==> flow/design.v <==
module AHB_Master_ALU_REG_pipelined (
    input wire        HCLK,        
    input wire        HRESETn,     
    output reg [31:0] HADDR,       
    output reg [2:0] HBURST,         
    output reg [2:0]  HSIZE,       
    output reg [1:0]  HTRANS,      
    output reg [31:0] HWDATA,      
    output reg        HWRITE,      
    input wire [31:0] HRDATA,      
    input wire        HREADY,      
    input wire        HRESP,
    input wire [63:0] cpu_inst
);
    wire [31:0] ReadData1, ReadData2;
    wire [31:0] ALUResult;
    reg RegWrite;
    reg [31:0] WriteData;
    reg type_data ;
    reg ALU_REG;
    reg write_read;
    reg [7:0] burst_length;
    reg [2:0] ReadReg1_ADDR;  
    reg [2:0] ReadReg2_ADDR;   
    reg [2:0] WriteReg_ADDR;   
    reg [2:0] AlU_OP;
    reg [2:0] WriteReg_ADDR2;
    reg [31:0] HWDATA_t;
    reg [31:0] HADDR_delay;
ALU alu(
    .A(ReadData1),
    .B(ReadData2),
    .AlU_OP(AlU_OP),
    .Result(ALUResult)
);
RegisterFile rf(
    .clk(HCLK),
    .rst_n(HRESETn),
    .ReadReg1_ADDR(ReadReg1_ADDR),
    .ReadReg2_ADDR(ReadReg2_ADDR),
    .WriteReg_ADDR(WriteReg_ADDR2),
    .WriteData(WriteData),
    .RegWrite(RegWrite),
    .ReadData1(ReadData1),
    .ReadData2(ReadData2)
);
localparam      IDLE         = 2'b00,
                BUSY     = 2'b01,
                NONSEQ   = 2'b10,
                SEQ      = 2'b11;
reg [9:0] burst_counter;
reg work;
always @(posedge HCLK or negedge HRESETn) begin
    if (!HRESETn)
        HADDR_delay <= 32'b0;
    else
        HADDR_delay <= cpu_inst [63:32];
end
always @(posedge HCLK or negedge HRESETn) begin
    if (!HRESETn)
    begin   
        HTRANS <= IDLE;   
        HADDR <= 32'b0;
        HBURST <= 3'b0;
        HSIZE <= 3'b0;
        HWDATA <= 32'b0;
        HWRITE <= 1'b0;
        RegWrite <= 1'b0;
        WriteData <= 32'b0;
        type_data <= 1'b0;
        ALU_REG <= 1'b0;
        write_read <= 1'b0;
        burst_length <= 8'b0;
        ReadReg1_ADDR <= 3'b0;
        ReadReg2_ADDR <= 3'b0;
        WriteReg_ADDR <= 3'b0;
        AlU_OP <= 3'b0;
        WriteReg_ADDR2 <= 3'b0;
        HWDATA_t <= 32'b0;
        burst_counter <= 10'b0;
        work <= 1'b0;
    end
    else
begin
        RegWrite <= 0;
        case (HTRANS)
            IDLE:begin
                if (type_data == 1)
                begin
                    if(ALU_REG)
                        begin
                            if(write_read)
                            begin
                                WriteData   <= ALUResult;
                                RegWrite    <= 1;
                            end                           
                             else
                            begin
                                HWDATA_t      <= ALUResult;
                                RegWrite    <= 0;
                            end                        end
                        else
                        begin
                            if (HWRITE)
                            begin
                                WriteData   <= HRDATA;
                                RegWrite    <= 1;
                            end
                            else
                            begin
                                HWDATA_t      <= ReadData1;
                                RegWrite    <= 0;
                            end
                        end
                        type_data <= 1;
                end
                type_data <= 1;
                HADDR <= HADDR_delay;
                HSIZE <= cpu_inst[6:4];  
                HWRITE <= cpu_inst[0];   
                HBURST <= cpu_inst[3:1];
                work <= cpu_inst[7];
                write_read <= cpu_inst [31];
                ALU_REG <= cpu_inst [18];
                burst_length <= cpu_inst[15:8];
                ReadReg1_ADDR <= cpu_inst[21:19]; 
                ReadReg2_ADDR <=  cpu_inst[24:22]; 
                WriteReg_ADDR <=  cpu_inst[27:25]; 
                WriteReg_ADDR2 <= WriteReg_ADDR;
                HWDATA <= HWDATA_t;
                AlU_OP <= cpu_inst [30:28];
                if (HREADY && work) begin
                    HTRANS <= NONSEQ;
                    burst_counter <= 0;        
                end
            end 
            BUSY:begin
                work <= cpu_inst[7];
                if (work) begin
                    HTRANS <= IDLE; 
                end
            end
            NONSEQ:begin
                type_data <= 1;
                HADDR <= HADDR_delay;
                HSIZE <= cpu_inst[6:4];  
                HWRITE <= cpu_inst[0];   
                HBURST <= cpu_inst[3:1];
                work <= cpu_inst[7];
                write_read <= cpu_inst [31];
                ALU_REG <= cpu_inst [18];
                burst_length <= cpu_inst[15:8];
                ReadReg1_ADDR <= cpu_inst[21:19]; 
                ReadReg2_ADDR <=  cpu_inst[24:22]; 
                WriteReg_ADDR <=  cpu_inst[27:25]; 
                WriteReg_ADDR2 <= WriteReg_ADDR;
                HWDATA <= HWDATA_t;
                AlU_OP <= cpu_inst [30:28];
                if(ALU_REG)
                        begin
                            if(write_read)
                            begin
                                WriteData   <= ALUResult;
                                RegWrite    <= 1;
                            end
                            else
                            begin
                                HWDATA_t      <= ALUResult;
                                RegWrite    <= 0;
                            end
                        end
                        else
                        begin
                            if (HWRITE)
                            begin
                                WriteData   <= HRDATA;
                                RegWrite    <= 1;
                            end
                            else
                            begin
                                HWDATA_t      <= ReadData1;
                                RegWrite    <= 0;
                            end
                        end
                if (HREADY) begin
                    if (!work)
                    HTRANS <= BUSY;
                    else if (HBURST) begin
                        type_data <= 1;
                        burst_counter <= burst_counter + 1;
                        HTRANS <= SEQ;
                    end else begin
                        type_data <= 1;
                        HTRANS <= IDLE;
                    end
                end
            end  
            SEQ:begin
                HWDATA <= HWDATA_t;
                ReadReg1_ADDR <= ReadReg1_ADDR +1;
                WriteReg_ADDR <=  WriteReg_ADDR;
                WriteReg_ADDR2 <= WriteReg_ADDR;
                RegWrite    <= 0;
                if (HREADY) begin
                    if(ALU_REG)
                        begin
                            if(write_read)
                            begin
                                WriteData   <= ALUResult;
                                RegWrite    <= 1;
                            end
                            else
                            begin
                                HWDATA_t      <= ALUResult;
                                RegWrite    <= 0;
                            end                        end
                        else
                        begin
                            if (HWRITE)
                            begin
                                WriteData   <= HRDATA;
                                RegWrite    <= 1;
                            end
                            else
                            begin
                                HWDATA_t      <= ReadData1;
                                RegWrite    <= 0;
                            end
                        end
                    HADDR <= HADDR + (4 << HSIZE); 
                        burst_counter <= burst_counter + 1;
                    if (!work)
                    HTRANS <= BUSY;
                    else if(HBURST == 3'b001 && burst_counter * HSIZE < 8'b11111111 && burst_counter < burst_length-1)
                    HTRANS <= SEQ;
                        else begin
                        HTRANS <= IDLE;
                    end
                end  
            end
            default:HTRANS <= IDLE;
        endcase
    end
end
endmodule
module ALU(
    input [31:0] A,    
    input [31:0] B,       
    input [2:0] AlU_OP,   
    output reg [31:0] Result 
);
    always @(*) begin
        case (AlU_OP)
            3'b000: Result = A + B;     
            3'b001: Result = A - B;     
            3'b010: Result = A & B;     
            3'b011: Result = A | B;     
            3'b100: Result = A ^ B;     
            3'b101: Result = ~A;        
            3'b110: Result = A << 1;    
            3'b111: Result = A >> 1;    
            default: Result = 8'b0;
        endcase
    end
endmodule
module RegisterFile(
    input clk,
    input rst_n,
    input [2:0] ReadReg1_ADDR,
    input [2:0] ReadReg2_ADDR,
    input [2:0] WriteReg_ADDR,
    input [31:0] WriteData,
    input RegWrite,
    output [31:0] ReadData1,
    output [31:0] ReadData2
);
    reg [31:0] registers [7:0]; 
    assign ReadData1 = registers[ReadReg1_ADDR];
    assign ReadData2 = registers[ReadReg2_ADDR];
    integer i;
    always @(posedge clk or negedge rst_n) begin
        if (!rst_n) begin
            for (i = 0; i < 8; i = i + 1)
                registers[i] <= 32'b0;
        end
        else if (RegWrite) begin
            registers[WriteReg_ADDR] <= WriteData;
        end
    end
endmodule
Tool chain data of AHB_Master_ALU_REG_pipelined
The steps from the RTL of AHB_Master_ALU_REG_pipelined to its reports follow in flow order.
Lines are those of the file above, counted from 1.
Operators: Yosys type, input widths -> output width; for muxes data width and select width s.
Cell names lack the library's common part.
{ "setup": {"top": "AHB_Master_ALU_REG_pipelined", "clk_port": "HCLK", "cell_library": "sky130hd", "pvt_corner": "tt_025C_1v80"} }

Word-level counts
Yosys after proc, flatten, opt, wreduce and memory -nomap, before mapping. Print and check cells are not counted.
{ "bits": {"input_bits": 100, "register_bits": 463} }
{ "classes": {"n_logic": 4, "mul": 1, "n_addsub": 6, "shift": 1, "cmp": 2, "n_eq": 39, "reduce_and_logical": 27, "muxes": 39} }
{ "ops": {"columns": ["operator", "n"], "rows": [
  ["$pmux 32 s8", 3],
  ["$mux 32", 11],
  ["$pmux 32 s3", 2],
  ["$add 32x32->32", 2],
  ["$pmux 32 s2", 1],
  ["$mux 10", 5],
  ["$eq 3x3->1 const B", 16],
  ["$lt 10x32->1", 1],
  ["$shl 3x3->32 const A", 1],
  ["$sub 32x32->32", 1],
  ["$and 32x32->32", 1],
  ["$or 32x32->32", 1],
  ["$xor 32x32->32", 1],
  ["$not 32->32", 1],
  ["$mul 10x3->10", 1],
  ["$pmux 10 s3", 1],
  ["$eq 3x2->1 const B", 8],
  ["$reduce_and 2->1", 9],
  ["$mux 2", 8],
  ["$eq 3x1->1 const B", 5],
  ["$ne 2x2->1 const B", 7],
  ["$logic_not 3->1", 4],
  ["$add 10x1->10 const B", 1],
  ["$lt 10x8->1 const B", 1],
  ["$sub 8x1->9 const B", 1],
  ["$pmux 2 s4", 1],
  ["$reduce_bool 3->1", 2],
  ["$reduce_or 3->1", 2]
]} }
Other operator kinds: 14; their cells: 21.

Depth
Yosys ltp: most cells in a row. Word level: on the elaborated netlist, between registers, memories and ports. Mapped: between sequential cells and ports; inverters and the memories' decode and read muxes count.
{ "logic_depth": {"depth_word": 8, "ABC_AREA": 0, "depth_mapped": 28, "depth_no_buf": 24} }

Netlist
Source: synth_stat.txt of the flow (Yosys; design flattened, memories mapped). It holds for the ABC_AREA given above (unset counts as 0); a run with the other value may have another netlist.
The area totals of this step are shown rounded.
{ "synth_totals": {"ff_cells": 463, "sequential_area_um2": 11600, "buffers": 192, "stdcells": 2864, "mapped_area_um2": 28600} }
{ "types": {"columns": ["type", "n", "area_total_um2"], "rows": [
  ["dfrtp_1", 463, 1.16E+04],
  ["mux2_2", 345, 3.88E+03],
  ["ha_1", 142, 1.78E+03],
  ["nand2_1", 274, 1.03E+03],
  ["a21oi_1", 163, 815.782],
  ["nor2_1", 216, 810.778],
  ["o21ai_0", 156, 780.749],
  ["mux2i_1", 76, 760.73],
  ["xnor2_1", 58, 507.987],
  ["clkbuf_1", 132, 495.475],
  ["inv_1", 125, 469.2],
  ["a222oi_1", 36, 360.346],
  ["a221oi_1", 38, 332.819],
  ["mux4_2", 10, 225.216],
  ["o31ai_1", 27, 202.694],
  ["fa_1", 10, 200.192],
  ["o21a_1", 26, 195.187],
  ["o22ai_1", 29, 181.424]
]} }
Not listed: further types 80, cells in them 538.
The figures by module come from a second, unflattened synthesis with its own total; it is not the netlist above.
{ "unflattened": {"cells_unflattened": 2810, "hier_area_um2": 29100} }
Each row is one instance without its submodules.
{ "by_module": {"columns": ["module", "mod_seq_area_um2", "n_inst", "n_cells", "area_um2"], "rows": [
  ["RegisterFile", 6410, 1, 1115, 13700],
  ["AHB_Master_ALU_REG_pipelined", 5180, 1, 957, 10400],
  ["ALU", 0.0, 1, 738, 5010]
]} }

Timing after synthesis
Path of least setup slack by OpenSTA after synthesis, without wires, with an ideal clock, recovery checks aside; 20% of the period is set as input and as output delay. Where synthesis merged equal registers, the netlist keeps one of their names.
{ "synth_path": {"path_type": "flip-flop to flip-flop", "start": "register ReadReg1_ADDR[2]", "end": "register HWDATA_t[24]", "t_first_pin_ns": 0.000, "setup_ns": 0.121, "stages": 24, "path_delay_ns": 5.044, "slack_ns": 0.956, "path_buffers": 5, "tclk_ns": 6.0, "required_time_ns": 5.879, "arrival_time_ns": 4.923, "period_less_setup_slack_ns": 5.044} }
"path_delay_ns" is the arrival time less input delay plus setup time.
"stages" counts driving pins, that of a launching flip-flop among them; a cell with two outputs on the path counts twice.
"period_less_setup_slack_ns" = period - worst setup slack (recovery checks aside). The figure is calculated, with input and output delays left at 20% of the set period.
The rows between start and end are the longest chain of elaborated cells between them; the timing report does not say that the signal goes this way. Where chains are equally long, one stands for them.
Each line given opens the expression or statement behind the cell; cells for indexed reads and writes are added by Yosys, which also makes memories of some case tables.
A register here has more assigning lines than the two given.
{ "synth_via": {"cell_sequence": "dfrtp_1 > clkbuf_1 > inv_1 > clkbuf_1 > ha_1 > nor4_1 > nand2b_1 > buf_2 > buf_2 > buf_2 > a21oi_1 > inv_1 > ha_1 > fa_1 > nor2b_1 > o21a_1 > o21ai_0 > a2111oi_0 > nor2_1 > or3_1 > o2111ai_1 > mux2i_1 > o211a_1 > o21ai_1", "elab_chain_cells": 8} }
{ "synth_rtl": {"columns": ["item", "line_no", "source"], "rows": [
  ["start: declaration", 23, "reg [2:0] ReadReg1_ADDR;"],
  ["start: assignment", 126, "ReadReg1_ADDR <= cpu_inst[21:19];"],
  ["start: assignment", 153, "ReadReg1_ADDR <= cpu_inst[21:19];"],
  ["$eq 3x3->1", 278, "assign ReadData1 = registers[ReadReg1_ADDR];"],
  ["$pmux 32 s8", 278, null],
  ["$sub 32x32->32", 255, "3'b001: Result = A - B;"],
  ["$pmux 32 s8", 253, "case (AlU_OP)"],
  ["$mux 32", 207, "if(write_read)"],
  ["$mux 32", 205, "if(ALU_REG)"],
  ["$mux 32", 204, "if (HREADY) begin"],
  ["$pmux 32 s3", 86, "case (HTRANS)"],
  ["end: assignment", 99, "HWDATA_t      <= ALUResult;"],
  ["end: assignment", 111, "HWDATA_t      <= ReadData1;"],
  ["end: declaration", 28, "reg [31:0] HWDATA_t;"]
]} }

Timing after layout
Path of least setup slack in the final report of flow run A (OpenROAD, finished layout, wires in). Where an end is a register, its clock arrival counts in the times.
{ "layout_path": {"path_type": "flip-flop to flip-flop", "start": "register ReadReg2_ADDR[0]", "end": "register WriteData[24]", "path_buffers": 5, "arrival_time_ns": 5.48, "tclk_ns": 4.5, "t_first_pin_ns": 0.63, "slack_ns": -0.49, "stages": 24, "setup_ns": 0.12, "required_time_ns": 5.00} }
The rows between start and end are the longest chain of elaborated cells between them; the timing report does not say that the signal goes this way. Where chains are equally long, one stands for them.
A register here has more assigning lines than the two given.
{ "layout_via": {"cell_sequence": "dfrtp_4 > mux4_1 > or2_1 > a21oi_4 > ha_2 > o21ai_2 > nor4_4 > nand2_2 > nor2_4 > buf_6 > a21oi_2 > xnor2_1 > ha_1 > buf_4 > buf_6 > buf_6 > nand3_2 > or2_4 > buf_4 > or3_4 > o2111ai_4 > mux2i_1 > o211a_1 > o21ai_1", "elab_chain_cells": 8} }
{ "layout_rtl": {"columns": ["item", "line_no", "source"], "rows": [
  ["start: declaration", 24, "reg [2:0] ReadReg2_ADDR;"],
  ["start: assignment", 127, "ReadReg2_ADDR <=  cpu_inst[24:22];"],
  ["start: assignment", 154, "ReadReg2_ADDR <=  cpu_inst[24:22];"],
  ["$eq 3x3->1", 279, "assign ReadData2 = registers[ReadReg2_ADDR];"],
  ["$pmux 32 s8", 279, null],
  ["$sub 32x32->32", 255, "3'b001: Result = A - B;"],
  ["$pmux 32 s8", 253, "case (AlU_OP)"],
  ["$mux 32", 207, "if(write_read)"],
  ["$mux 32", 205, "if(ALU_REG)"],
  ["$mux 32", 204, "if (HREADY) begin"],
  ["$pmux 32 s3", 86, "case (HTRANS)"],
  ["end: assignment", 94, "WriteData   <= ALUResult;"],
  ["end: assignment", 163, "WriteData   <= ALUResult;"],
  ["end: declaration", 18, "reg [31:0] WriteData;"]
]} }

# Flow runs of AHB_Master_ALU_REG_pipelined

Design AHB_Master_ALU_REG_pipelined on sky130hd. What follows are 6 stored runs of the flow, each under its own settings; their order means nothing. The constraints put input and output delay at 20% of the set period each and load the outputs with 0.01 pF.
"clock period reached" is the run's clock period less its worst setup slack. It is reckoned from that one timing run; input and output delays stay at 20% of the period that was set.
"worst setup path time" = time allowed to the worst setup path (clock period - input delay - output delay, where it has them) - its slack; a late launch clock adds to it, a late capture clock takes from it.
The measured numbers are rounded.

==> flow run A: settings <==
{ "CORE_UTILIZATION": 40, "PLACE_DENSITY": 0.6, "period_ns": 4.5, "CAP_MARGIN": 20, "CORE_MARGIN": 2, "SLEW_MARGIN": 20 }
==> flow run A: results <==
chip area after synthesis (Yosys): 28600 sq um
area inside the die boundary: 73700 sq um
area of the standard cells in the finished layout: 37000 sq um
final design utilization: 0.52
setup slack of the worst path: -0.489 ns
clock period reached: 4.989 ns
worst setup path time: 4.99 ns
worst setup path type: flip-flop to flip-flop

==> flow run B: settings <==
{ "ABC_AREA": 1, "CELL_PAD_IN_SITES_DETAIL_PLACEMENT": 1, "CORE_ASPECT_RATIO": 0.54, "CORE_MARGIN": 4, "CORE_UTILIZATION": 65, "CTS_CLUSTER_DIAMETER": 119, "CTS_CLUSTER_SIZE": 55, "GPL_ROUTABILITY_DRIVEN": 1, "GPL_TIMING_DRIVEN": 0, "HOLD_SLACK_MARGIN": 0.07, "MIN_ROUTING_LAYER": "met2", "PLACE_DENSITY_LB_ADDON": 0.19, "SETUP_SLACK_MARGIN": -0.06, "SLEW_MARGIN": 10, "TNS_END_PERCENT": 95, "period_ns": 6.31, "CAP_MARGIN": 20 }
==> flow run B: results <==
no results, placement failed with DPL-0033

==> flow run C: settings <==
{ "CELL_PAD_IN_SITES_DETAIL_PLACEMENT": 2, "CORE_UTILIZATION": 65, "CTS_CLUSTER_SIZE": 55, "GPL_ROUTABILITY_DRIVEN": 1, "PLACE_DENSITY_LB_ADDON": 0.19, "SLEW_MARGIN": 10, "TNS_END_PERCENT": 55, "period_ns": 4.85, "CAP_MARGIN": 20, "CORE_MARGIN": 2 }
==> flow run C: results <==
no results, placement failed with a tool error

==> flow run D: settings <==
{ "CAP_MARGIN": 0, "CELL_PAD_IN_SITES_GLOBAL_PLACEMENT": 1, "CORE_ASPECT_RATIO": 1.24, "CORE_UTILIZATION": 45, "GPL_TIMING_DRIVEN": 1, "HOLD_SLACK_MARGIN": 0.21, "PLACE_DENSITY_LB_ADDON": 0.28, "SETUP_SLACK_MARGIN": 0.11, "period_ns": 4.38, "CORE_MARGIN": 2, "SLEW_MARGIN": 20 }
==> flow run D: results <==
chip area after synthesis (Yosys): 28600 sq um
area inside the die boundary: 65600 sq um
area of the standard cells in the finished layout: 36000 sq um
final design utilization: 0.575
setup slack of the worst path: -0.586 ns
clock period reached: 4.966 ns
worst setup path time: 4.97 ns
worst setup path type: flip-flop to flip-flop

==> flow run E: settings <==
{ "ABC_AREA": 1, "CELL_PAD_IN_SITES_DETAIL_PLACEMENT": 2, "CORE_UTILIZATION": 65, "CTS_CLUSTER_DIAMETER": 277, "CTS_CLUSTER_SIZE": 55, "GPL_ROUTABILITY_DRIVEN": 1, "GPL_TIMING_DRIVEN": 0, "HOLD_SLACK_MARGIN": 0.07, "PLACE_DENSITY_LB_ADDON": 0.19, "SLEW_MARGIN": 10, "TNS_END_PERCENT": 95, "period_ns": 8.57, "CAP_MARGIN": 20, "CORE_MARGIN": 2 }
==> flow run E: results <==
no results, placement failed with DPL-0033

==> flow run F: settings <==
{ "CORE_UTILIZATION": 40, "PLACE_DENSITY": 0.6, "period_ns": 5.77, "CAP_MARGIN": 20, "CORE_MARGIN": 2, "SLEW_MARGIN": 20 }
==> flow run F: results <==
chip area after synthesis (Yosys): 28600 sq um
area inside the die boundary: 73700 sq um
area of the standard cells in the finished layout: 33700 sq um
final design utilization: 0.473
setup slack of the worst path: 0.315 ns
clock period reached: 5.455 ns
worst setup path time: 5.46 ns
worst setup path type: flip-flop to flip-flop
